==> flow/design.v <==
module mux4_1 #(parameter BIT_WIDTH = 32)
(
  input      [1:0]           sel,
  input      [BIT_WIDTH-1:0] in0,
  input      [BIT_WIDTH-1:0] in1,
  input      [BIT_WIDTH-1:0] in2,
  input      [BIT_WIDTH-1:0] in3,
  output reg [BIT_WIDTH-1:0] out 
);
always @(*) begin
  case (sel)
    2'b00: out = in0;
    2'b01: out = in1;
    2'b10: out = in2;
    2'b11: out = in3;
    default : out = 0;
  endcase
end
endmodule
module ALU(
  input  [31:0] a             ,   
  input  [31:0] b             ,   
  input  [3:0]  ALUSel        ,  
  output reg [31:0] alu_result,   
  output zero_flag             
  );
  parameter ALUadd  =  4'b0000;
  parameter ALUsub  =  4'b0001;
  parameter ALUsll  =  4'b0010;
  parameter ALUslt  =  4'b0011;
  parameter ALUsltu =  4'b0100;
  parameter ALUxor  =  4'b0101;
  parameter ALUsrl  =  4'b0110;
  parameter ALUsra  =  4'b0111;
  parameter ALUor   =  4'b1000;
  parameter ALUand  =  4'b1001;
  parameter ALUnop  =  4'b1111;
  assign zero_flag = (alu_result == 32'd0) ? 1'b1: 1'b0;
  always @(*)
    begin 
    case(ALUSel)
      ALUadd : alu_result = a + b;  
      ALUsub : alu_result = a - b;  
      ALUsll : alu_result = a << b[4:0];
      ALUslt : alu_result = $signed(a) < $signed(b);
      ALUsltu: alu_result = a < b;
      ALUxor : alu_result = a ^ b;
      ALUsrl : alu_result = a >> b[4:0];
      ALUsra : alu_result = ({32{a[31]}} << {6'd32 - {1'b0, a[4:0]}}) |
                (a >> b[4:0]);
      ALUor  : alu_result = a | b;
      ALUand : alu_result = a & b;
      ALUnop : alu_result = 0;
      default:alu_result = 0;  
    endcase
  end
endmodule
module Branch_Comparator
(
  input        BrUn    ,
  input  [31:0]ex_DataA,
  input  [31:0]ex_DataB,
  output  reg  BrEq    ,
  output  reg  BrLt     
);
always @(*) begin
  if (BrUn) begin
      BrEq = (ex_DataA == ex_DataB) ? 1'b1 : 1'b0;
      BrLt = (ex_DataA < ex_DataB) ? 1'b1 : 1'b0;
  end
  else begin
      BrEq = ($signed(ex_DataA) == $signed(ex_DataB)) ? 1'b1 : 1'b0;
      BrLt = ($signed(ex_DataA) <  $signed(ex_DataB)) ? 1'b1 : 1'b0;
  end
end
endmodule
module Imm_Gen (
  input     [31:0] inst       ,
  input     [2:0]  ImmSel     ,
  output reg[31:0] imm         
);
  always @(*) begin : proc_imm
    case (ImmSel)
      3'b000: imm = {{20{inst[31]}},inst[31:20]};
      3'b001: imm = {{20{inst[31]}},inst[31:25], inst[11:7]};
      3'b010: imm = {{20{inst[31]}}, inst[7], inst[30:25], inst[11:8], 1'b0};
      3'b011: imm = {{12{inst[31]}}, inst[19:12], inst[20], inst[30:21], 1'b0};
      3'b100: imm = {inst[31:12],12'b0};
      default : imm = 32'b0;
    endcase
  end
endmodule
module Control_Unit(
    input            clk    ,
    input            rst_n  ,
    input            BrEq   ,
    input            BrLT   ,
    input      [6:0] opcode ,
    input      [6:0] funct7 ,
    input      [2:0] funct3 ,
    output reg [2:0] ImmSel ,
    output reg [1:0] PCSel  ,
    output reg       BrUn   ,
    output reg       ASel   ,
    output reg       BSel   ,
    output reg       MemRW  ,
    output reg       RegWEn ,
    output reg [1:0] WBSel  ,
    output reg [3:0] ALUSel  
);
parameter ImmSelI = 3'b000;
parameter ImmSelS = 3'b001;
parameter ImmSelB = 3'b010;
parameter ImmSelJ = 3'b011;
parameter ImmSelU = 3'b100;
parameter ImmSelR = 3'b111;
parameter ALUadd  =  4'b0000;
parameter ALUsub  =  4'b0001;
parameter ALUsll  =  4'b0010;
parameter ALUslt  =  4'b0011;
parameter ALUsltu =  4'b0100;
parameter ALUxor  =  4'b0101;
parameter ALUsrl  =  4'b0110;
parameter ALUsra  =  4'b0111;
parameter ALUor   =  4'b1000;
parameter ALUand  =  4'b1001;
parameter ALUnop  =  4'b1111;
parameter NoP     = 7'b0000000;
parameter R       = 7'b0110011;
parameter addi    = 7'b0010011;
parameter lw      = 7'b0000011;
parameter sw      = 7'b0100011;
parameter SB      = 7'b1100011;
parameter jalr    = 7'b1100111;
parameter jal     = 7'b1101111;
parameter auipc   = 7'b0010111;
always @(*)
begin
    ImmSel      = ImmSelR;
    PCSel       = 0;
    BrUn        = 0;
    ASel        = 0;
    BSel        = 0;
    MemRW       = 0;
    RegWEn      = 0;
    WBSel       = 2'b00;
    ALUSel      = ALUnop;
    case(opcode)
    R:
        case(funct3)
        3'b000:
            case(funct7)
            7'b0000000:  
                begin
                    PCSel       = 0;  
                    ImmSel      = ImmSelR;
                    ASel        = 0;  
                    BSel        = 0;  
                    ALUSel      = ALUadd;
                    MemRW       = 0;  
                    RegWEn      = 1;
                    WBSel       = 2'b01;  
                end
            7'b0100000:  
                begin
                    PCSel       = 0;  
                    ImmSel      = ImmSelR;
                    ASel        = 0;  
                    BSel        = 0;  
                    ALUSel      = ALUsub;
                    MemRW       = 0;  
                    RegWEn      = 1;
                    WBSel       = 2'b01;  
                end
            endcase
        3'b001:  
            begin
                PCSel           = 0;  
                ImmSel          = ImmSelR;
                ASel            = 0;  
                BSel            = 0;  
                ALUSel          = ALUsll;
                MemRW           = 0; 
                RegWEn          = 1;
                WBSel           = 2'b01;  
            end
        3'b010:  
            begin
                PCSel           = 0;  
                ImmSel          = ImmSelR;
                ASel            = 0;  
                BSel            = 0;  
                ALUSel          = ALUslt;
                MemRW           = 0;  
                RegWEn          = 1;
                WBSel           = 2'b01;  
            end
        3'b011:  
            begin
                PCSel           = 0;  
                ImmSel          = ImmSelR;
                ASel            = 0;  
                BSel            = 0;  
                ALUSel          = ALUsltu;
                MemRW           = 0;  
                RegWEn          = 1;
                WBSel           = 2'b01;  
            end
        3'b100:  
            begin
                PCSel           = 0;  
                ImmSel          = ImmSelR;
                ASel            = 0;  
                BSel            = 0;  
                ALUSel          = ALUxor;
                MemRW           = 0;  
                RegWEn          = 1;
                WBSel           = 2'b01;  
            end
        3'b101:
            case(funct7)
            7'b0000000:  
                begin
                    PCSel       = 0;  
                    ImmSel      = ImmSelR;
                    ASel        = 0;  
                    BSel        = 0;  
                    ALUSel      = ALUsrl;
                    MemRW       = 0;  
                    RegWEn      = 1;
                    WBSel       = 2'b01;  
                end
            7'b0100000:  
                begin
                    PCSel       = 0;  
                    ImmSel      = ImmSelR;
                    ASel        = 0;  
                    BSel        = 0;  
                    ALUSel      = ALUsra;
                    MemRW       = 0;  
                    RegWEn      = 1;
                    WBSel       = 2'b01;  
                end
            endcase
        3'b110:  
            begin
                PCSel           = 0;  
                ImmSel          = ImmSelR;
                ASel            = 0;  
                BSel            = 0;  
                ALUSel          = ALUor;
                MemRW           = 0;  
                RegWEn          = 1;
                WBSel           = 2'b01;  
            end
        3'b111:  
            begin
                PCSel           = 0;  
                ImmSel          = ImmSelR;
                ASel            = 0;  
                BSel            = 0;  
                ALUSel          = ALUand;
                MemRW           = 0;  
                RegWEn          = 1;
                WBSel           = 2'b01;  
            end
        endcase
    addi:
        begin
            PCSel               = 0;  
            ImmSel              = ImmSelI;  
            ASel                = 0;  
            BSel                = 1;  
            ALUSel              = ALUadd;
            MemRW               = 0;  
            RegWEn              = 1;
            WBSel               = 2'b01;  
        end
    lw:
        begin
            PCSel               = 0;  
            ImmSel              = ImmSelI;  
            BrUn                = 1'b0;
            ASel                = 0;  
            BSel                = 1;  
            ALUSel              = ALUadd;
            MemRW               = 0;  
            RegWEn              = 1;
            WBSel               = 2'b00;  
            end
    sw:
        begin
            PCSel               = 0;  
            ImmSel              = ImmSelS;  
            BrUn                = 1'b0;
            ASel                = 0;  
            BSel                = 1;  
            ALUSel              = ALUadd;
            MemRW               = 1;  
            RegWEn              = 0;
            WBSel               = 2'b00;
            end
    SB:
        case(funct3)
        3'b000:  
            begin
                PCSel           = (BrEq) ? 1 : 0;  
                ImmSel          = ImmSelB;  
                ASel            = 1;  
                BSel            = 1;  
                ALUSel          = ALUadd;
                MemRW           = 0;  
                RegWEn          = 0;
                WBSel           = 2'b00;
            end
        3'b001:  
            begin
                PCSel           = (BrLT) ? 0 : 1;  
                ImmSel          = ImmSelB;  
                ASel            = 1;  
                BSel            = 1;  
                ALUSel          = ALUadd;
                MemRW           = 0;  
                RegWEn          = 0;
                WBSel           = 2'b00;
            end
        3'b100:  
            begin
                PCSel           = (BrLT) ? 1 : 0;  
                ImmSel          = ImmSelB;  
                BrUn            = 0;
                ASel            = 1;  
                BSel            = 1;  
                ALUSel          = ALUadd;
                MemRW           = 0; 
                RegWEn          = 0;
                WBSel           = 2'b00;
            end
        3'b101:  
            begin
                PCSel           = (BrLT) ? 1 : 0;  
                ImmSel          = ImmSelB;  
                BrUn            = 1;
                ASel            = 1;  
                BSel            = 1;  
                ALUSel          = ALUadd;
                MemRW           = 0;  
                RegWEn          = 0;
                WBSel           = 2'b00;
            end
        endcase
    jalr:
        begin
            PCSel               = 2;  
            ImmSel              = ImmSelI;  
            ASel                = 0;  
            BSel                = 1;  
            ALUSel              = ALUadd;
            MemRW               = 0;  
            RegWEn              = 1;
            WBSel               = 2'b10;  
        end
    jal:
        begin
            PCSel               = 2;  
            ImmSel              = ImmSelJ;  
            ASel                = 1;  
            BSel                = 1;  
            ALUSel              = ALUadd;
            MemRW               = 0;  
            RegWEn              = 1;
            WBSel               = 2'b10;  
        end
    auipc:
        begin
            PCSel               = 0;  
            ImmSel              = ImmSelU;  
            BrUn                = 1'b0;
            ASel                = 1;  
            BSel                = 1;  
            ALUSel              = ALUadd;
            MemRW               = 0;  
            RegWEn              = 1;
            WBSel               = 2'b01;  
        end
    default: ALUSel             = ALUnop;
    endcase
end
endmodule
module Forwarding_Unit(
      input  wire [4:0]  ex_rs1     ,
      input  wire [4:0]  ex_rs2     ,
      input  wire [4:0]  mem_rd     ,
      input  wire [4:0]  wb_rd      ,
      input              mem_RegWEn ,
      input              wb_RegWEn  ,
      input              mem_MemRW  ,
      output reg  [1:0]  ForwardASel,
      output reg  [1:0]  ForwardBSel 
  );
always @(*)
  begin
    if ((mem_RegWEn == 1)&&(mem_MemRW == 1)&&(mem_rd!=5'b00000)&&(mem_rd==ex_rs1))
      begin
        ForwardASel = 2'b10;
      end
    else
      begin
        ForwardASel = 2'b00;
      end
    if ((mem_RegWEn == 1)&&(mem_MemRW == 1)&&(mem_rd!= 5'b00000)&&(mem_rd==ex_rs2))
      begin
        ForwardBSel = 2'b10;
      end
    else
      begin
        ForwardBSel = 2'b00;
      end
    if ((wb_RegWEn == 1)&&(mem_MemRW == 0)&&(wb_rd!= 5'b00000)&&(wb_rd==ex_rs1))
      begin
        ForwardASel = 2'b01;
      end
    else
      begin
        ForwardASel = 2'b00;
      end
    if ((wb_RegWEn == 1)&&(mem_MemRW == 0)&&(wb_rd!= 5'b00000)&&(wb_rd==ex_rs2))
      begin
        ForwardBSel = 2'b01;
      end
    else
      begin
        ForwardBSel = 2'b00;
      end
  end
endmodule
module Hazard_Detection_Unit(
      input              clk            ,
      input              rst_n          ,
      input  wire[4:0]   id_rs1         ,
      input  wire[4:0]   id_rs2         ,
      input  wire[4:0]   ex_rd          ,
      input      [6:0]   opcode         ,
      input              ex_MemRW       ,
      output reg         PCWrite        ,
      output             Reg_IF_ID_Data  
);
parameter NoP     = 7'b0000000;
parameter R       = 7'b0110011;
parameter addi    = 7'b0010011;
parameter lw      = 7'b0000011;
parameter sw      = 7'b0100011;
parameter SB      = 7'b1100011;
parameter jalr    = 7'b1100111;
parameter jal     = 7'b1101111;
parameter auipc   = 7'b0010111;
  reg [1:0] cnt0    ;
  reg [1:0] cnt1    ;
  wire      cnt_en0 ;
  reg       cnt_en1 ;
  wire      PCWrite0;
  wire      PCWrite1;
  assign cnt_en0 = ((opcode == SB) || (opcode == jalr)) ? 1 : 0;
  assign PCWrite0= ((cnt0 == 1) || (cnt0 == 2)) ? 0 : 1;
  assign PCWrite1= (cnt1 == 1) ? 0 : 1;
  assign Reg_IF_ID_Data = ((cnt0 == 1) || (cnt0 == 2)) ? 0 : 1;
  always @(posedge clk or negedge rst_n) begin
    if(~rst_n) begin
      cnt0 <= 0;
    end else begin
      if (cnt_en0) begin
        if (cnt0 < 2) begin
          cnt0 <= cnt0 +1;
        end else cnt0 <= 0;
      end 
      else cnt0 <= 0;
    end
  end
  always @(posedge clk or negedge rst_n) begin
    if(~rst_n) begin
      cnt1 <= 0;
    end else begin
      if (cnt_en1) begin
        if (cnt1 < 1) begin
          cnt1 <= cnt1 +1;
        end else cnt1 <= 0;
      end 
      else cnt1 <= 0;
    end
  end
  always @(*) begin
    if((ex_MemRW == 0) && (ex_rd == id_rs1) && (ex_rd != 0)) begin
      cnt_en1          = 1;
    end
    else begin
      cnt_en1          = 0;
    end
    if((ex_MemRW == 0) && (ex_rd == id_rs2) && (ex_rd != 0)) begin
      cnt_en1          = 1;
    end
    else begin
      cnt_en1          = 0;
    end
  end
  always @(*) begin : proc_PCWrite
    if ((opcode == SB) || (opcode == jalr)) begin
      PCWrite = PCWrite0;
    end 
    else PCWrite = PCWrite1;
  end
endmodule
module Register_Array (
    input  wire               clk    ,
    input  wire               rst_n  ,
    input  wire               RegWEn ,
    input  wire [4:0]         AddrD  ,
    input  wire [31:0]        DataD  ,
    input  wire [4:0]         AddrA  ,
    output reg  [31:0]        DataA  ,
    input  wire [4:0]         AddrB  ,
    output reg  [31:0]        DataB   
);
    reg[31:0]  regs[0:31];
    always @ (posedge clk) begin
        if (!rst_n) begin
            regs[0]  <=0;
            regs [1] <=0;
            regs [2] <=0;
            regs [3] <=0;
            regs [4] <=0;
            regs [5] <=0;
            regs [6] <=0;
            regs [7] <=0;
            regs [8] <=0;
            regs [9] <=0;
            regs [10]<=0;
            regs [11]<=0;
            regs [12]<=0;
            regs [13]<=0;
            regs [14]<=0;
            regs [15]<=0;
            regs [16]<=0;
            regs [17]<=0;
            regs [18]<=0;
            regs [19]<=0;
            regs [20]<=0;
            regs [21]<=0;
            regs [22]<=0;
            regs [23]<=0;
            regs [24]<=0;
            regs [25]<=0;
            regs [26]<=0;
            regs [27]<=0;
            regs [28]<=0;
            regs [29]<=0;
            regs [30]<=0;
            regs [31]<=0;
        end
        else begin
            if (RegWEn && AddrD != 0) begin
                regs[AddrD] <= DataD;
            end
        end
    end
    always @ (*) begin
        if (!rst_n || AddrA == 0) begin
            DataA <= 0;
        end else if (!RegWEn && AddrA == AddrD) begin
            DataA <= DataD;
        end else begin
            DataA <= regs[AddrA];
        end
    end
    always @ (*) begin
        if (!rst_n || AddrB == 0) begin
            DataB <= 0;
        end else if (!RegWEn && AddrB == AddrD) begin
            DataB <= DataD;
        end else begin
            DataB <= regs[AddrB];
        end
    end
endmodule
module Reg_IF_ID (
  input  wire        clk    ,
  input  wire        rst_n  ,
  input  wire [31:0] if_pc  ,
  input  wire [31:0] if_inst,
  output reg  [31:0] id_pc  ,
  output reg  [31:0] id_inst 
);
  always @ (posedge clk or negedge rst_n) begin
    if (!rst_n) begin
      id_pc   <= 0;
      id_inst <= 0;
    end else begin
      id_pc   <= if_pc;
      id_inst <= if_inst;
    end
  end
endmodule  
module Reg_ID_EX (
  input  wire        clk        ,
  input  wire        rst_n      ,
  input  wire [31:0] id_inst    ,
  input  wire [31:0] id_pc      ,
  input  wire [31:0] id_DataA   ,
  input  wire [31:0] id_DataB   ,
  input  wire [4:0]  id_rd      ,
  input  wire [4:0]  id_rs1     ,
  input  wire [4:0]  id_rs2     ,
  input       [2:0]  id_ImmSel  ,
  input       [1:0]  id_PCSel   ,
  input              id_BrUn    ,
  input              id_ASel    ,
  input              id_BSel    ,
  input              id_MemRW   ,
  input              id_RegWEn  ,
  input       [1:0]  id_WBSel   ,
  input       [3:0]  id_ALUSel  ,
  input       [31:0] id_imm     ,
  output reg  [31:0] ex_inst    ,
  output reg  [31:0] ex_DataA   ,
  output reg  [31:0] ex_DataB   ,
  output reg  [31:0] ex_pc      ,
  output reg  [4:0]  ex_rd      ,
  output reg  [4:0]  ex_rs1     ,
  output reg  [4:0]  ex_rs2     ,
  output reg  [2:0]  ex_ImmSel  ,
  output reg  [31:0] ex_imm     ,
  output reg  [1:0]  ex_PCSel   ,
  output reg         ex_BrUn    ,
  output reg         ex_ASel    ,
  output reg         ex_BSel    ,
  output reg         ex_MemRW   ,
  output reg         ex_RegWEn  ,
  output reg  [1:0]  ex_WBSel   ,
  output reg  [3:0]  ex_ALUSel   
);
  always @ (posedge clk) begin
    if (!rst_n) begin
      ex_imm   <= 0;
      ex_inst  <= 0;
      ex_pc    <= 0;
      ex_DataA <= 0;
      ex_DataB <= 0;
      ex_PCSel <= 0;
      ex_BrUn  <= 0;
      ex_ASel  <= 0;
      ex_BSel  <= 0;
      ex_MemRW <= 0;
      ex_RegWEn<= 0;
      ex_rd    <= 0;
      ex_rs1   <= 0;
      ex_rs2   <= 0;
      ex_ALUSel<= 0;
      ex_ImmSel<= 0;
      ex_WBSel <= 0;
    end else if (1) begin
      ex_imm   <= id_imm   ;
      ex_inst  <= id_inst  ;
      ex_pc    <= id_pc    ;
      ex_DataA <= id_DataA ;
      ex_DataB <= id_DataB ;
      ex_PCSel <= id_PCSel ;
      ex_BrUn  <= id_BrUn  ;
      ex_ASel  <= id_ASel  ;
      ex_BSel  <= id_BSel  ;
      ex_MemRW <= id_MemRW ;
      ex_RegWEn<= id_RegWEn;
      ex_rd    <= id_rd    ;
      ex_rs1   <= id_rs1   ;
      ex_rs2   <= id_rs2   ;
      ex_ALUSel<= id_ALUSel;
      ex_ImmSel<= id_ImmSel;
      ex_WBSel <= id_WBSel ;
    end
  end
endmodule  
module Reg_EX_MEM (
  input  wire        clk        ,
  input  wire        rst_n      ,
  input  wire        ex_MemRW   ,
  input  wire        ex_RegWEn  ,
  input  wire [4:0]  ex_rd      ,
  input  wire [31:0] ex_pc      ,
  input  wire [31:0] ex_imm     ,
  input  wire [31:0] ex_DataB   ,
  input  wire [31:0] ex_ALU_out ,
  input  wire [1:0]  ex_WBSel   ,
  input  wire [4:0]  ex_rs2     ,
  output reg         mem_RegWEn ,
  output reg         mem_MemRW  ,
  output reg  [1:0]  mem_WBSel  ,
  output reg  [31:0] mem_imm    ,
  output reg  [4:0]  mem_rd     ,
  output reg  [4:0]  mem_rs2    ,
  output reg  [31:0] mem_ALU_out,
  output reg  [31:0] mem_DataB  ,
  output reg  [31:0] mem_pc      
);
  always @ (posedge clk) begin
    if (!rst_n) begin
      mem_RegWEn   <= 0;
      mem_pc       <= 0;
      mem_ALU_out  <= 0;
      mem_DataB    <= 0;
      mem_imm      <= 0;
      mem_MemRW    <= 0;
      mem_rd       <= 0;
      mem_WBSel    <= 0;
      mem_rs2      <= 0;
    end else if (1) begin
      mem_RegWEn   <= ex_RegWEn ;
      mem_pc       <= ex_pc     ;
      mem_ALU_out  <= ex_ALU_out;
      mem_DataB    <= ex_DataB  ;
      mem_imm      <= ex_imm    ;
      mem_MemRW    <= ex_MemRW  ;
      mem_rd       <= ex_rd     ;
      mem_WBSel    <= ex_WBSel  ;
      mem_rs2      <= ex_rs2    ;
    end
  end
endmodule  
module Reg_MEM_WB (
  input  wire        clk        ,
  input  wire        rst_n      ,
  input  wire        mem_RegWEn ,
  input  wire [4:0]  mem_rd     ,
  input  wire [31:0] mem_pc     ,
  input  wire [31:0] mem_imm    ,
  input  wire [31:0] mem_DataB  ,
  input  wire [31:0] mem_ALU_out,
  input  wire [31:0] mem_WBData ,
  output reg         wb_RegWEn  ,
  output reg  [31:0] wb_WBData  ,
  output reg  [4:0]  wb_rd      , 
  output reg  [31:0] wb_ALU_out , 
  output reg  [31:0] wb_DataB   , 
  output reg  [31:0] wb_pc      ,
  output reg  [31:0] wb_imm     
);
  always @ (posedge clk) begin
    if (!rst_n) begin
      wb_WBData   <= 0;
      wb_RegWEn   <= 0;
      wb_pc       <= 0;
      wb_ALU_out  <= 0;
      wb_DataB    <= 0;
      wb_imm      <= 0;
      wb_rd       <= 0;
    end
    else begin
      wb_WBData   <= mem_WBData ;
      wb_RegWEn   <= mem_RegWEn ;
      wb_pc       <= mem_pc     ;
      wb_ALU_out  <= mem_ALU_out;
      wb_DataB    <= mem_DataB  ;
      wb_imm      <= mem_imm    ;
      wb_rd       <= mem_rd     ;
    end
  end
endmodule  
module Reg_PC(
  input         clk             ,
  input         rst_n           ,
  input  [31:0] ALU_out         ,
  input  [31:0] jump_pc         ,
  input         PCWrite         , 
  input  [1:0]  PCSel           , 
  output [31:0] pc_next           
  );
  reg [31:0] pc_curr;
  wire[31:0] pc_plus_1;
  assign pc_plus_1 = pc_curr + 32'h0001;
  assign pc_next = PCWrite ? pc_curr : 0; 
  always @(posedge clk or negedge rst_n) begin : proc_pc
    if(~rst_n) begin
      pc_curr <= 0;
    end else begin
      if (PCWrite == 0) begin
        pc_curr <=  pc_curr;
      end
      else begin
        if (PCSel == 1) begin
          pc_curr <= ALU_out;
        end
        else begin
          if (PCSel == 0) begin
            pc_curr <= pc_plus_1;
          end
          else pc_curr <= jump_pc;
        end
      end
    end
  end
endmodule
module State_IF (
  input        clk         ,   
  input        rst_n       ,   
  input [31:0] ex_ALU_out  ,
  input        PCWrite     ,
  input [31:0] jump_pc     ,
  input [1:0]  PCSel       ,
  input [31:0] imem_rdata  ,
  output[31:0] instruction ,
  output[31:0] pc           
);
  wire [31:0] pc_next;
  assign pc = pc_next;
  Reg_PC Reg_PC_i
  (
  .clk         (clk        ),
  .rst_n       (rst_n      ),
  .ALU_out     (ex_ALU_out ),
  .jump_pc     (jump_pc    ),
  .PCWrite     (PCWrite    ),
  .PCSel       (PCSel      ),
  .pc_next     (pc_next    ) 
  );
  assign instruction = imem_rdata;
endmodule
module Execute_Unit(
  input        clk        ,
  input        rst_n      ,
  input        id_BrUn    ,
  input        id_ASel    ,
  input        id_BSel    ,
  input [31:0] ex_pc      ,
  input [31:0] mem_ALU_out,
  input [1:0]  ForwardASel, 
  input [1:0]  ForwardBSel, 
  input [31:0] ex_DataA   ,
  input [31:0] ex_DataB   ,
  input [31:0] imm        ,
  input [31:0] wb_WBData  ,
  input [3:0]  ex_ALUSel      ,
  output[31:0] ex_ALU_out     ,
  output       ex_BrEq        ,
  output       ex_BrLT        ,
  output[31:0] ex_ForwardDataB 
);
  wire [31:0] ALU_DataA   ;
  wire [31:0] ALU_DataB   ;
  wire [31:0] ForwardDataA;
  wire [31:0] ForwardDataB;
  wire zero_flag;
  assign ex_ForwardDataB = ForwardDataB;
  assign ALU_DataA = id_ASel ? ex_pc : ForwardDataA;
  assign ALU_DataB = id_BSel ? imm   : ForwardDataB;
  mux4_1 ForwardA_mux
  (
  .sel(ForwardASel ),
  .in0(ex_DataA    ),
  .in1(wb_WBData   ),
  .in2(mem_ALU_out ),
  .in3(32'd0       ),
  .out(ForwardDataA) 
  );
  mux4_1 ForwardB_mux
  (
  .sel(ForwardBSel ),
  .in0(ex_DataB    ),
  .in1(wb_WBData   ),
  .in2(mem_ALU_out ),
  .in3(32'd0       ),
  .out(ForwardDataB) 
  );
  Branch_Comparator Branch_Comparator_i
  (
  .BrUn       (id_BrUn    ),
  .ex_DataA   (ex_DataA   ),
  .ex_DataB   (ex_DataB   ),
  .BrEq       (ex_BrEq    ),
  .BrLt       (ex_BrLT    ) 
  );
  ALU ALU_Unit
  (
  .a          (ALU_DataA   ),
  .b          (ALU_DataB   ),
  .ALUSel     (ex_ALUSel   ),
  .alu_result (ex_ALU_out  ),
  .zero_flag  (zero_flag   ) 
  );
endmodule
module Risc_32_bit
(
  input         clk       ,
  input         rst_n     ,
  output [31:0] imem_addr ,
  input  [31:0] imem_rdata,
  output [31:0] dmem_addr ,
  output [31:0] dmem_wdata,
  output        dmem_we   ,
  input  [31:0] dmem_rdata
);
  parameter ImmSelI = 3'b000;
  parameter ImmSelS = 3'b001;
  parameter ImmSelB = 3'b010;
  parameter ImmSelJ = 3'b011;
  parameter ImmSelU = 3'b100;
  parameter ImmSelR = 3'b111;
  wire [31:0] if_inst;
  wire [31:0] if_pc  ;
  wire [31:0] id_pc    ;
  wire [6:0]  id_opcode;
  wire [31:0] id_inst  ;
  wire [4:0]  id_rd    ;
  wire [4:0]  id_rs1   ;
  wire [4:0]  id_rs2   ;
  wire [2:0]  id_funct3;
  wire [6:0]  id_funct7;
  wire [2:0]  id_ImmSel;
  wire [31:0] id_imm   ;
  wire [1:0]  id_PCSel ;
  wire        id_BrUn  ;
  wire        id_ASel  ;
  wire        id_BSel  ;
  wire        id_MemRW ;
  wire        id_RegWEn;
  wire [1:0]  id_WBSel ;
  wire [3:0]  id_ALUSel;
  wire [31:0] id_DataA ;
  wire [31:0] id_DataB ;
  wire [31:0] id_jump_pc;
  wire [31:0] ex_imm         ;
  wire        ex_we          ;
  wire [31:0] ex_DataA       ;
  wire [31:0] ex_DataB       ;
  wire [31:0] ex_pc          ;
  wire [4:0]  ex_rd          ;
  wire [4:0]  ex_rs1         ;
  wire [4:0]  ex_rs2         ;
  wire [2:0]  ex_ImmSel      ;
  wire        ex_BrEq        ;
  wire        ex_BrLT        ;
  wire [1:0]  ex_PCSel       ;
  wire        ex_BrUn        ;
  wire        ex_ASel        ;
  wire        ex_BSel        ;
  wire        ex_MemRW       ;
  wire        ex_RegWEn      ;
  wire [1:0]  ex_WBSel       ;
  wire [3:0]  ex_ALUSel      ;
  wire [31:0] ex_inst        ;
  wire [31:0] ex_ALU_out     ;
  wire [31:0] ex_ForwardDataB;
  wire        mem_RegWEn ;
  wire        mem_MemRW  ;
  wire [4:0]  mem_rd     ;
  wire [31:0] mem_imm    ;
  wire [31:0] mem_ALU_out;
  wire [31:0] mem_DataB  ;
  wire [31:0] mem_pc     ;
  wire [31:0] mem_WBData ;
  wire [1:0]  mem_WBSel  ;
  wire [4:0]  mem_rs2    ;
  wire        wb_RegWEn  ;
  wire [4:0]  wb_rd      ;
  wire [31:0] wb_ALU_out ;
  wire [31:0] wb_DataB   ;
  wire [31:0] wb_pc      ;
  wire [31:0] wb_WBData  ;
  wire [31:0] wb_imm     ;
  wire        PCWrite    ;
  wire        Reg_IF_ID_Data  ;
  wire [1:0]  ForwardASel;
  wire [1:0]  ForwardBSel;
  State_IF State_IF_if
  (
  .clk        (clk         ),
  .rst_n      (rst_n       ),
  .ex_ALU_out (ex_ALU_out  ),
  .PCWrite    (PCWrite     ),
  .jump_pc    (id_jump_pc  ),
  .PCSel      (id_PCSel    ),
  .imem_rdata (imem_rdata  ),
  .instruction(if_inst     ),
  .pc         (if_pc       ) 
  );
  assign imem_addr = if_pc;
  Reg_IF_ID Reg_IF_ID_i
  (
  .clk    (clk    ),
  .rst_n  (rst_n  ),
  .if_pc  (if_pc  ),
  .if_inst(if_inst),
  .id_pc  (id_pc  ),
  .id_inst(id_inst) 
  );
  assign id_opcode = id_inst[6:0];
  assign id_rd     = ((id_ImmSel != ImmSelS) || (id_ImmSel != ImmSelB)) ? id_inst[11:7] : 0;
  assign id_rs1    = ((id_ImmSel != ImmSelJ) || (id_ImmSel != ImmSelU)) ? id_inst[19:15]: 0;
  assign id_rs2    = ((id_ImmSel == ImmSelR) || (id_ImmSel == ImmSelB) || (id_ImmSel== ImmSelS)) ? id_inst[24:20] : 0; 
  assign id_funct3 = id_inst[14:12];
  assign id_funct7 = id_inst[31:25];
  assign id_jump_pc= (id_ImmSel == ImmSelB) ? (id_pc + id_imm) : 0;
  Control_Unit Control_Unit_i
  (
   .clk        (clk        ),
   .rst_n      (rst_n      ),
   .funct7     (id_funct7  ),
   .funct3     (id_funct3  ),
   .BrEq       (ex_BrEq    ),
   .BrLT       (ex_BrLT    ),
   .ImmSel     (id_ImmSel  ),
   .opcode     (id_opcode  ),
   .PCSel      (id_PCSel   ),
   .BrUn       (id_BrUn    ),
   .ASel       (id_ASel    ),
   .BSel       (id_BSel    ),
   .RegWEn     (id_RegWEn  ),
   .MemRW      (id_MemRW   ),
   .WBSel      (id_WBSel   ),
   .ALUSel     (id_ALUSel  ) 
  );
  Register_Array Register_Array_i
  (
  .clk          (clk       ),
  .rst_n        (rst_n     ),
  .RegWEn       (wb_RegWEn ),
  .AddrD        (wb_rd     ),
  .DataD        (wb_WBData ),
  .AddrA        (id_rs1    ),
  .AddrB        (id_rs2    ),
  .DataA        (id_DataA  ),
  .DataB        (id_DataB  ) 
  );
  Imm_Gen ImmGen_i
  (
  .inst       (id_inst    ),
  .ImmSel     (id_ImmSel  ),
  .imm        (id_imm     ) 
  );
  Reg_ID_EX Reg_ID_EX
  (
  .clk      (clk      ),
  .rst_n    (rst_n    ),
  .id_inst  (id_inst  ),
  .id_pc    (id_pc    ),
  .id_DataA (id_DataA ),
  .id_DataB (id_DataB ),
  .id_rd    (id_rd    ),
  .id_rs1   (id_rs1   ),
  .id_rs2   (id_rs2   ),
  .id_imm   (id_imm   ),
  .id_ImmSel(id_ImmSel),
  .id_PCSel (id_PCSel ),
  .id_BrUn  (id_BrUn  ),
  .id_ASel  (id_ASel  ),
  .id_BSel  (id_BSel  ),
  .id_MemRW (id_MemRW ),
  .id_RegWEn(id_RegWEn),
  .id_WBSel (id_WBSel ),
  .id_ALUSel(id_ALUSel),
  .ex_inst  (ex_inst  ),
  .ex_DataA (ex_DataA ),
  .ex_DataB (ex_DataB ),
  .ex_pc    (ex_pc    ),
  .ex_rd    (ex_rd    ),
  .ex_rs1   (ex_rs1   ),
  .ex_rs2   (ex_rs2   ),
  .ex_imm   (ex_imm   ),
  .ex_ImmSel(ex_ImmSel),
  .ex_PCSel (ex_PCSel ),
  .ex_BrUn  (ex_BrUn  ),
  .ex_ASel  (ex_ASel  ),
  .ex_BSel  (ex_BSel  ),
  .ex_MemRW (ex_MemRW ),
  .ex_RegWEn(ex_RegWEn),
  .ex_WBSel (ex_WBSel ),
  .ex_ALUSel(ex_ALUSel) 
  );
  Execute_Unit Execute_Unit_i
  (
  .clk            (clk            ),
  .rst_n          (rst_n          ),
  .id_BrUn        (ex_BrUn        ),
  .id_ASel        (ex_ASel        ),
  .id_BSel        (ex_BSel        ),
  .ex_pc          (ex_pc          ),
  .mem_ALU_out    (mem_ALU_out    ),
  .ForwardASel    (ForwardASel    ),
  .ForwardBSel    (ForwardBSel    ),
  .ex_DataA       (ex_DataA       ),
  .ex_DataB       (ex_DataB       ),
  .imm            (ex_imm         ),
  .wb_WBData      (wb_WBData      ),
  .ex_ALUSel      (ex_ALUSel      ),
  .ex_ALU_out     (ex_ALU_out     ),
  .ex_ForwardDataB(ex_ForwardDataB),
  .ex_BrEq        (ex_BrEq        ),
  .ex_BrLT        (ex_BrLT        ) 
  );
  Reg_EX_MEM Reg_EX_MEM
  (
  .clk        (clk        ),
  .rst_n      (rst_n      ),
  .ex_RegWEn  (ex_RegWEn  ),
  .ex_imm     (ex_imm     ),
  .ex_MemRW   (ex_MemRW   ),
  .ex_rd      (ex_rd      ),
  .ex_rs2     (ex_rs2     ),
  .ex_pc      (ex_pc      ),
  .ex_DataB   (ex_DataB   ),
  .ex_ALU_out (ex_ALU_out ),
  .ex_WBSel   (ex_WBSel   ),
  .mem_imm    (mem_imm    ),
  .mem_RegWEn (mem_RegWEn ),
  .mem_MemRW  (mem_MemRW  ),
  .mem_rd     (mem_rd     ),
  .mem_rs2    (mem_rs2    ),
  .mem_ALU_out(mem_ALU_out),
  .mem_DataB  (mem_DataB  ),
  .mem_pc     (mem_pc     ),
  .mem_WBSel  (mem_WBSel  ) 
  );
  wire [31:0] DataB_out;
  assign dmem_addr  = mem_ALU_out;
  assign dmem_wdata = ex_ForwardDataB;
  assign dmem_we    = mem_MemRW;
  assign DataB_out  = (mem_MemRW == 0) ? dmem_rdata : 32'd0;
  Reg_MEM_WB Reg_MEM_WB_i
  (
  .clk        (clk        ),
  .rst_n      (rst_n      ),
  .mem_RegWEn (mem_RegWEn ),
  .mem_rd     (mem_rd     ),
  .mem_pc     (mem_pc     ),
  .mem_imm    (mem_imm    ),
  .mem_WBData (mem_WBData ),
  .mem_DataB  (DataB_out  ),  
  .mem_ALU_out(mem_ALU_out),
  .wb_imm     (wb_imm     ),
  .wb_RegWEn  (wb_RegWEn  ),
  .wb_rd      (wb_rd      ),
  .wb_ALU_out (wb_ALU_out ),
  .wb_DataB   (wb_DataB   ),
  .wb_WBData  (wb_WBData  ),
  .wb_pc      (wb_pc      ) 
  );
  wire [31:0] mem_pc_plus_1 = mem_pc + 32'h0001;
  mux4_1 WBMux_i
  (
  .sel(mem_WBSel    ),
  .in0(DataB_out    ),
  .in1(mem_ALU_out  ),
  .in2(mem_pc_plus_1),
  .in3(32'd0        ),
  .out(mem_WBData    ) 
  );
  Hazard_Detection_Unit Hazard_Detection_Unit_i
  (
  .clk            (clk           ),
  .rst_n          (rst_n         ),
  .opcode         (id_opcode     ),
  .id_rs1         (id_rs1        ),
  .id_rs2         (id_rs2        ),
  .ex_rd          (ex_rd         ),
  .ex_MemRW       (ex_MemRW      ),
  .PCWrite        (PCWrite       ),
  .Reg_IF_ID_Data (Reg_IF_ID_Data) 
  );
  Forwarding_Unit Forwarding_Unit_i
  (
  .ex_rs1     (ex_rs1     ),
  .ex_rs2     (ex_rs2     ),
  .mem_rd     (mem_rd     ),
  .wb_rd      (wb_rd      ),
  .mem_RegWEn (mem_RegWEn ),
  .wb_RegWEn  (wb_RegWEn  ),
  .mem_MemRW  (mem_MemRW  ),
  .ForwardASel(ForwardASel),
  .ForwardBSel(ForwardBSel) 
  );
endmodule
# Step by step through the tools: Risc_32_bit

What the tools print for Risc_32_bit, step after step.
Lines are those of the file above, counted from 1.
Not given: n/a

Top: Risc_32_bit
Clock input: clk
Standard-cell library: sky130hd
Library corner: tt_025C_1v80

# Word level

Yosys after proc, flatten, opt, wreduce and memory -nomap, before mapping. Enables and synchronous resets that opt folds into registers are not counted as muxes. Memory bits, and registers merged into a memory's read port (data or address), are not among the register bits. Print and check cells are not counted.
Yosys's memory passes give these memory sizes; they may raise the number of words (mostly to a power of two), join words into wider ones and drop unused or constant bits.

Bits in registers: 365
Bits in writable memories: 1024
Memories kept: 1
Bits of input ports: 66
Output and inout bits: 97
Cells after elaboration: 220

Add/subtract/negate cells: 8
Order comparisons: 6
Eq/ne operators: 54
Shift operators: 3
Multiplexer cells: 66
Bitwise operators: 7
Reductions and logical operators: 47

Memory list:

| memory                | depth | width | line | RTL |
| Register_Array_i.regs | 32    | 32    | 523  | `reg[31:0]  regs[0:31];` |

Operators by type and width:

| cell                                   | count |
| parallel mux 32 bit (select 4 bit)     | 3 |
| 2-to-1 mux 32 bit                      | 11 |
| parallel mux 32 bit (select 10 bit)    | 1 |
| parallel mux 32 bit (select 5 bit)     | 1 |
| < comparator 32 bit                    | 4 |
| adder 32 x 1 -> 32 bit with constant B | 2 |
| adder 32 bit                           | 2 |
| == test 32 bit                         | 2 |
| OR 32 bit                              | 2 |
| subtractor 32 bit                      | 1 |
| bitwise AND 32 bit                     | 1 |
| XOR 32 bit                             | 1 |
| left shift 32 x 5 -> 32 bit            | 1 |
| >> shifter 32 x 5 -> 32 bit            | 1 |
| left shift 32 x 6 -> 32 bit            | 1 |
| parallel mux 4 bit (select 8 bit)      | 1 |
| == test 5 bit                          | 5 |
| 2-to-1 mux 1 bit                       | 24 |
| == test 7 x 6 -> 1 bit with constant B | 3 |
| == test 7 bit with constant B          | 3 |
| 2-to-1 mux 5 bit                       | 4 |
| == test 3 bit with constant B          | 6 |
| parallel mux 3 bit (select 6 bit)      | 1 |
| parallel mux 2 bit (select 3 bit)      | 3 |
| OR reduction 2 bit                     | 8 |
| == test 4 x 3 -> 1 bit with constant B | 4 |
| parallel mux 4 bit (select 2 bit)      | 2 |
| == test 7 x 5 -> 1 bit with constant B | 2 |

Not listed: further kinds 40, cells in them 91.

# Logic depth

Longest topological path by Yosys (ltp), each cell counted once; first at word level (registers and memories cut), then after technology mapping (sequential cells cut; the memories' decode and read muxes count).

Word-level depth: 13
ABC_AREA: 0
Depth in mapped cells: 25

# Synthesis result

The flow's flattened synthesis, as Yosys stat reports it; memories are mapped. The netlist is that of the ABC_AREA named above (0 if unset); the other value can give another one.

Cell types:

| type                      | count | area in all (sq um) |
| sky130_fd_sc_hd__edfxtp_1 | 1024  | 3.07E+04 |
| sky130_fd_sc_hd__mux4_2   | 326   | 7.34E+03 |
| sky130_fd_sc_hd__and2_1   | 1105  | 6912.88 |
| sky130_fd_sc_hd__dfxtp_1  | 271   | 5.43E+03 |
| sky130_fd_sc_hd__dfrtp_1  | 100   | 2502.4 |
| sky130_fd_sc_hd__mux2i_1  | 240   | 2.4E+03 |
| sky130_fd_sc_hd__nand2_1  | 605   | 2.27E+03 |
| sky130_fd_sc_hd__clkbuf_1 | 572   | 2.15E+03 |
| sky130_fd_sc_hd__ha_1     | 135   | 1689.12 |
| sky130_fd_sc_hd__mux2_2   | 148   | 1.67E+03 |
| sky130_fd_sc_hd__nor2_1   | 355   | 1.33E+03 |
| sky130_fd_sc_hd__a21oi_1  | 259   | 1.3E+03 |
| sky130_fd_sc_hd__o221ai_1 | 136   | 1.19E+03 |
| sky130_fd_sc_hd__o21ai_0  | 201   | 1.01E+03 |
| sky130_fd_sc_hd__nand3_1  | 199   | 995.955 |
| sky130_fd_sc_hd__a311oi_1 | 85    | 744.464 |
| sky130_fd_sc_hd__inv_1    | 173   | 649.373 |
| sky130_fd_sc_hd__nor3_1   | 128   | 640.614 |

Other cell types: 80; their cells: 1020.

Mapped cells: 7082
Synthesis area: 78569.1 sq um
Flip-flops: 1395
Buffer cells: 671

By module: a second synthesis without flattening, with its own total; a netlist apart from the flattened one above.

Cell total of the unflattened synthesis: 7732
Area (unflattened synthesis): 92032.0 sq um

Rows give one instance, submodules left out.

Modules:

| module                | instances | cells | area (sq um) | sequential area (sq um) |
| Register_Array        | 1         | 3869  | 55066.6      | 30749.5 |
| ALU                   | 1         | 1425  | 10057.1      | 0.0 |
| Reg_ID_EX             | 1         | 403   | 5255.0       | 3823.7 |
| Reg_MEM_WB            | 1         | 350   | 4546.9       | 3323.2 |
| Reg_EX_MEM            | 1         | 299   | 3862.5       | 2842.7 |
| Risc_32_bit           | 1         | 449   | 2956.6       | 0.0 |
| Reg_PC                | 1         | 325   | 2561.2       | 800.8 |
| mux4_1                | 3         | 39    | 814.5        | 0.0 |
| Reg_IF_ID             | 1         | 64    | 1601.5       | 1601.5 |
| Execute_Unit          | 1         | 73    | 1092.3       | 0.0 |
| Branch_Comparator     | 1         | 114   | 808.3        | 0.0 |
| Control_Unit          | 1         | 84    | 571.8        | 0.0 |
| Imm_Gen               | 1         | 73    | 494.2        | 0.0 |
| Hazard_Detection_Unit | 1         | 35    | 322.8        | 100.1 |

Modules not listed: 2.

# Worst setup path after synthesis

OpenSTA on the mapped netlist: ideal clock, no wires. The path of least setup slack (recovery checks aside). Input and output delay are each 20% of the period. Register names are those of the netlist, which keeps one name where synthesis merged equal registers.

Path kind: register to register
Start point: register Reg_MEM_WB_i.wb_rd[3]
End point: register State_IF_if.Reg_PC_i.pc_curr[29]
Clock period: 8.5 ns
Arrival: 5.785 ns
Required time: 8.382 ns
Path slack: 2.597 ns
Delay of the path: 5.903 ns
Stages on the path: 22
Path buffers: 4
Period reached after synthesis: 5.903 ns

"delay of the path" is the arrival time less input delay plus setup time.
"stages on the path" counts driving pins, that of a launching flip-flop among them; a cell with two outputs on the path counts twice.
"period reached after synthesis" is the clock period less the worst setup slack; recovery checks do not enter. This is arithmetic on one report: input and output delays are still those of the set period (20% each).
A register here has more assigning lines than the two given.

Path through: sky130_fd_sc_hd__dfxtp_1 sky130_fd_sc_hd__or3_1 sky130_fd_sc_hd__buf_2 sky130_fd_sc_hd__o311a_1 sky130_fd_sc_hd__nand2_1 sky130_fd_sc_hd__clkbuf_1 sky130_fd_sc_hd__buf_1 sky130_fd_sc_hd__mux2_2 sky130_fd_sc_hd__mux2_2 sky130_fd_sc_hd__ha_1 sky130_fd_sc_hd__clkbuf_1 sky130_fd_sc_hd__or4_1 sky130_fd_sc_hd__nor4_1 sky130_fd_sc_hd__nand2_1 sky130_fd_sc_hd__o31a_1 sky130_fd_sc_hd__o211ai_1 sky130_fd_sc_hd__a311oi_1 sky130_fd_sc_hd__o31a_1 sky130_fd_sc_hd__o31ai_1 sky130_fd_sc_hd__mux2i_1 sky130_fd_sc_hd__or4_1 sky130_fd_sc_hd__a21o_1

Ends and longest elaborated chain, post-synthesis:

| what               | line | RTL |
| start: declaration | 738  | `output reg  [4:0]  wb_rd      ,` |
| start: assignment  | 752  | `wb_rd       <= 0;` |
| start: assignment  | 761  | `wb_rd       <= mem_rd     ;` |
| end: assignment    | 783  | `pc_curr <=  pc_curr;` |
| end: assignment    | 787  | `pc_curr <= ALU_out;` |
| end: declaration   | 774  | `reg [31:0] pc_curr;` |

Chain of elaborated cells between the ends: none given.
Nets of the timed path that keep an RTL name, with a line that drives or declares them; the list need not be complete.

Nets with RTL names, path post-synthesis:

| signal         | line | RTL |
| dmem_wdata[16] | 11   | `case (sel)` |

# Path in the finished layout

Path of least setup slack in the final report of run A (OpenROAD, finished layout, wires in). Where an end is a register, its clock arrival counts in the times.

Path kind: register to register
Start point: register Reg_MEM_WB_i.wb_rd[2]
End point: register Reg_EX_MEM.mem_ALU_out[23]
Clock period: 4.79 ns
Arrival: 6.18 ns
Required time: 5.47 ns
Path slack: -0.72 ns
Stages on the path: 23
Path buffers: 6

The rows between start and end are the longest chain of elaborated cells between them; the timing report does not say that the signal goes this way. Where chains are equally long, one stands for them.
A line is the first line of the expression or statement that the cell stems from. Yosys adds cells for indexed reads and writes and turns some case tables into memories.

Path through: sky130_fd_sc_hd__dfxtp_2 sky130_fd_sc_hd__or3_4 sky130_fd_sc_hd__o311a_4 sky130_fd_sc_hd__buf_12 sky130_fd_sc_hd__nand2_8 sky130_fd_sc_hd__mux2_4 sky130_fd_sc_hd__mux2_4 sky130_fd_sc_hd__ha_4 sky130_fd_sc_hd__or4_4 sky130_fd_sc_hd__nor4_4 sky130_fd_sc_hd__nand2_1 sky130_fd_sc_hd__o31a_1 sky130_fd_sc_hd__o211ai_1 sky130_fd_sc_hd__buf_4 sky130_fd_sc_hd__buf_6 sky130_fd_sc_hd__buf_6 sky130_fd_sc_hd__buf_6 sky130_fd_sc_hd__a21boi_4 sky130_fd_sc_hd__buf_6 sky130_fd_sc_hd__a221o_1 sky130_fd_sc_hd__o21ai_1 sky130_fd_sc_hd__nand4_1 sky130_fd_sc_hd__and2_1
Length of the longest elaborated chain: 11

Ends and longest elaborated chain, after layout:

| what                                | line | RTL |
| start: declaration                  | 738  | `output reg  [4:0]  wb_rd      ,` |
| start: assignment                   | 752  | `wb_rd       <= 0;` |
| start: assignment                   | 761  | `wb_rd       <= mem_rd     ;` |
| nonzero test 5 bit                  | 419  | `if ((wb_RegWEn == 1)&&(mem_MemRW == 0)&&(wb_rd!= 5'b00000)&&(wb_rd==ex_rs1))` |
| logical AND 1 bit (2 in a row)      | 419  |  |
| 2-to-1 mux 1 bit                    | 419  |  |
| == test 1 x 2 -> 1 bit              | 11   | `case (sel)` |
| parallel mux 32 bit (select 4 bit)  | 11   |  |
| 2-to-1 mux 32 bit                   | 850  | `assign ALU_DataA = id_ASel ? ex_pc : ForwardDataA;` |
| subtractor 6 x 5 -> 6 bit           | 49   | `ALUsra : alu_result = ({32{a[31]}} << {6'd32 - {1'b0, a[4:0]}}) \|` |
| left shift 32 x 6 -> 32 bit         | 49   |  |
| OR 32 bit                           | 49   |  |
| parallel mux 32 bit (select 10 bit) | 41   | `case(ALUSel)` |
| end: assignment                     | 706  | `mem_ALU_out  <= 0;` |
| end: assignment                     | 716  | `mem_ALU_out  <= ex_ALU_out;` |
| end: declaration                    | 698  | `output reg  [31:0] mem_ALU_out,` |

Module Risc_32_bit, platform sky130hd: 3 stored runs of the flow (Yosys, OpenROAD) with differing settings, in no particular order. Input and output delays are each 20% of the period that was set; the output load is 0.01 pF.
"reached clock period" means the clock period less the worst setup slack. The figure is calculated, with input and output delays left at 20% of the set period.
"time of the worst setup path": the worst setup path's part of the clock period (all of it between registers, 20% less for each end at a port) less its slack. A launch clock that arrives late makes it longer, a capture clock that arrives late makes it shorter.
"total power of the final layout" is the tool's figure for a default switching activity; nothing was simulated.

## Run A

==> flow/run.sh <==
#!/bin/bash
# the make line also repeats the synthesis and layout settings of config.mk as NAME=value (left out here)
make -C /OpenROAD-flow-scripts/flow DESIGN_CONFIG=/design/flow/config.mk WORK_HOME=/design/flow/orfs CLKGATE_MAP_FILE= finish
==> flow/config.mk <==
export PLATFORM = sky130hd
export DESIGN_NAME = Risc_32_bit
export DESIGN_NICKNAME = Risc_32_bit
export VERILOG_FILES = /design/flow/design.v
export SDC_FILE = /design/flow/constraint.sdc
export NUM_CORES = 4
export LEC_CHECK = 0
export ABC_AREA = 0
export CAP_MARGIN = 10
export CELL_PAD_IN_SITES_DETAIL_PLACEMENT = 2
export CORE_ASPECT_RATIO = 0.74
export CORE_MARGIN = 7
export CORE_UTILIZATION = 19
export CTS_CLUSTER_DIAMETER = 201
export CTS_CLUSTER_SIZE = 86
export GPL_ROUTABILITY_DRIVEN = 0
export MIN_ROUTING_LAYER = met1
export PLACE_DENSITY_LB_ADDON = 0.29
export SETUP_SLACK_MARGIN = 1.17
export SLEW_MARGIN = 20
==> flow/constraint.sdc <==
create_clock -name core_clock -period 4.79 [get_ports {clk}]
set_input_delay 0.9580 -clock core_clock [delete_from_list [all_inputs] [get_ports {clk}]]
set_output_delay 0.9580 -clock core_clock [all_outputs]
set_load 0.01 [all_outputs]

| result of run A | value |
|---|---|
| total power of the final layout | 26238 uW |
| utilization after routing | 23.7 % |
| total negative slack | -22.498 ns |
| standard-cell area after routing | 97471.0 sq um |
| time of the worst setup path | 5.51 ns |
| critical path type | register to register |
| full die area | 431924.0 sq um |
| setup slack of the worst path | -0.716 ns |
| area of the synthesized netlist | 78569.1 sq um |
| reached clock period | 5.506 ns |

## Run B

==> flow/run.sh <==
#!/bin/bash
# the make line also repeats the synthesis and layout settings of config.mk as NAME=value (left out here)
make -C /OpenROAD-flow-scripts/flow DESIGN_CONFIG=/design/flow/config.mk WORK_HOME=/design/flow/orfs CLKGATE_MAP_FILE= finish
==> flow/config.mk <==
export PLATFORM = sky130hd
export DESIGN_NAME = Risc_32_bit
export DESIGN_NICKNAME = Risc_32_bit
export VERILOG_FILES = /design/flow/design.v
export SDC_FILE = /design/flow/constraint.sdc
export NUM_CORES = 4
export LEC_CHECK = 0
export CAP_MARGIN = 20
export CORE_MARGIN = 2
export CORE_UTILIZATION = 40
export SLEW_MARGIN = 20
==> flow/constraint.sdc <==
create_clock -name core_clock -period 7.85 [get_ports {clk}]
set_input_delay 1.5700 -clock core_clock [delete_from_list [all_inputs] [get_ports {clk}]]
set_output_delay 1.5700 -clock core_clock [all_outputs]
set_load 0.01 [all_outputs]

| result of run B | value |
|---|---|
| total power of the final layout | 19193 uW |
| utilization after routing | 45.6 % |
| total negative slack | 0.000 ns |
| standard-cell area after routing | 88864.0 sq um |
| time of the worst setup path | 7.20 ns |
| critical path type | register to register |
| full die area | 199983.0 sq um |
| setup slack of the worst path | 0.651 ns |
| area of the synthesized netlist | 78569.1 sq um |
| reached clock period | 7.199 ns |

## Run C

==> flow/run.sh <==
#!/bin/bash
# the make line also repeats the synthesis and layout settings of config.mk as NAME=value (left out here)
make -C /OpenROAD-flow-scripts/flow DESIGN_CONFIG=/design/flow/config.mk WORK_HOME=/design/flow/orfs CLKGATE_MAP_FILE= finish
==> flow/config.mk <==
export PLATFORM = sky130hd
export DESIGN_NAME = Risc_32_bit
export DESIGN_NICKNAME = Risc_32_bit
export VERILOG_FILES = /design/flow/design.v
export SDC_FILE = /design/flow/constraint.sdc
export NUM_CORES = 4
export LEC_CHECK = 0
export ABC_AREA = 0
export CAP_MARGIN = 10
export CELL_PAD_IN_SITES_DETAIL_PLACEMENT = 2
export CORE_ASPECT_RATIO = 0.74
export CORE_MARGIN = 7
export CORE_UTILIZATION = 19
export CTS_CLUSTER_DIAMETER = 55
export CTS_CLUSTER_SIZE = 61
export GPL_ROUTABILITY_DRIVEN = 0
export MAX_ROUTING_LAYER = met4
export MIN_ROUTING_LAYER = met1
export PLACE_DENSITY_LB_ADDON = 0.17
export SETUP_SLACK_MARGIN = 1.17
export SLEW_MARGIN = 20
export TNS_END_PERCENT = 60
==> flow/constraint.sdc <==
create_clock -name core_clock -period 12.5 [get_ports {clk}]
set_input_delay 2.5000 -clock core_clock [delete_from_list [all_inputs] [get_ports {clk}]]
set_output_delay 2.5000 -clock core_clock [all_outputs]
set_load 0.01 [all_outputs]

| result of run C | value |
|---|---|
| total power of the final layout | 12162 uW |
| utilization after routing | 22.4 % |
| total negative slack | 0.000 ns |
| standard-cell area after routing | 92075.8 sq um |
| time of the worst setup path | 8.43 ns |
| critical path type | register to register |
| full die area | 431924.0 sq um |
| setup slack of the worst path | 4.072 ns |
| area of the synthesized netlist | 78569.1 sq um |
| reached clock period | 8.428 ns |
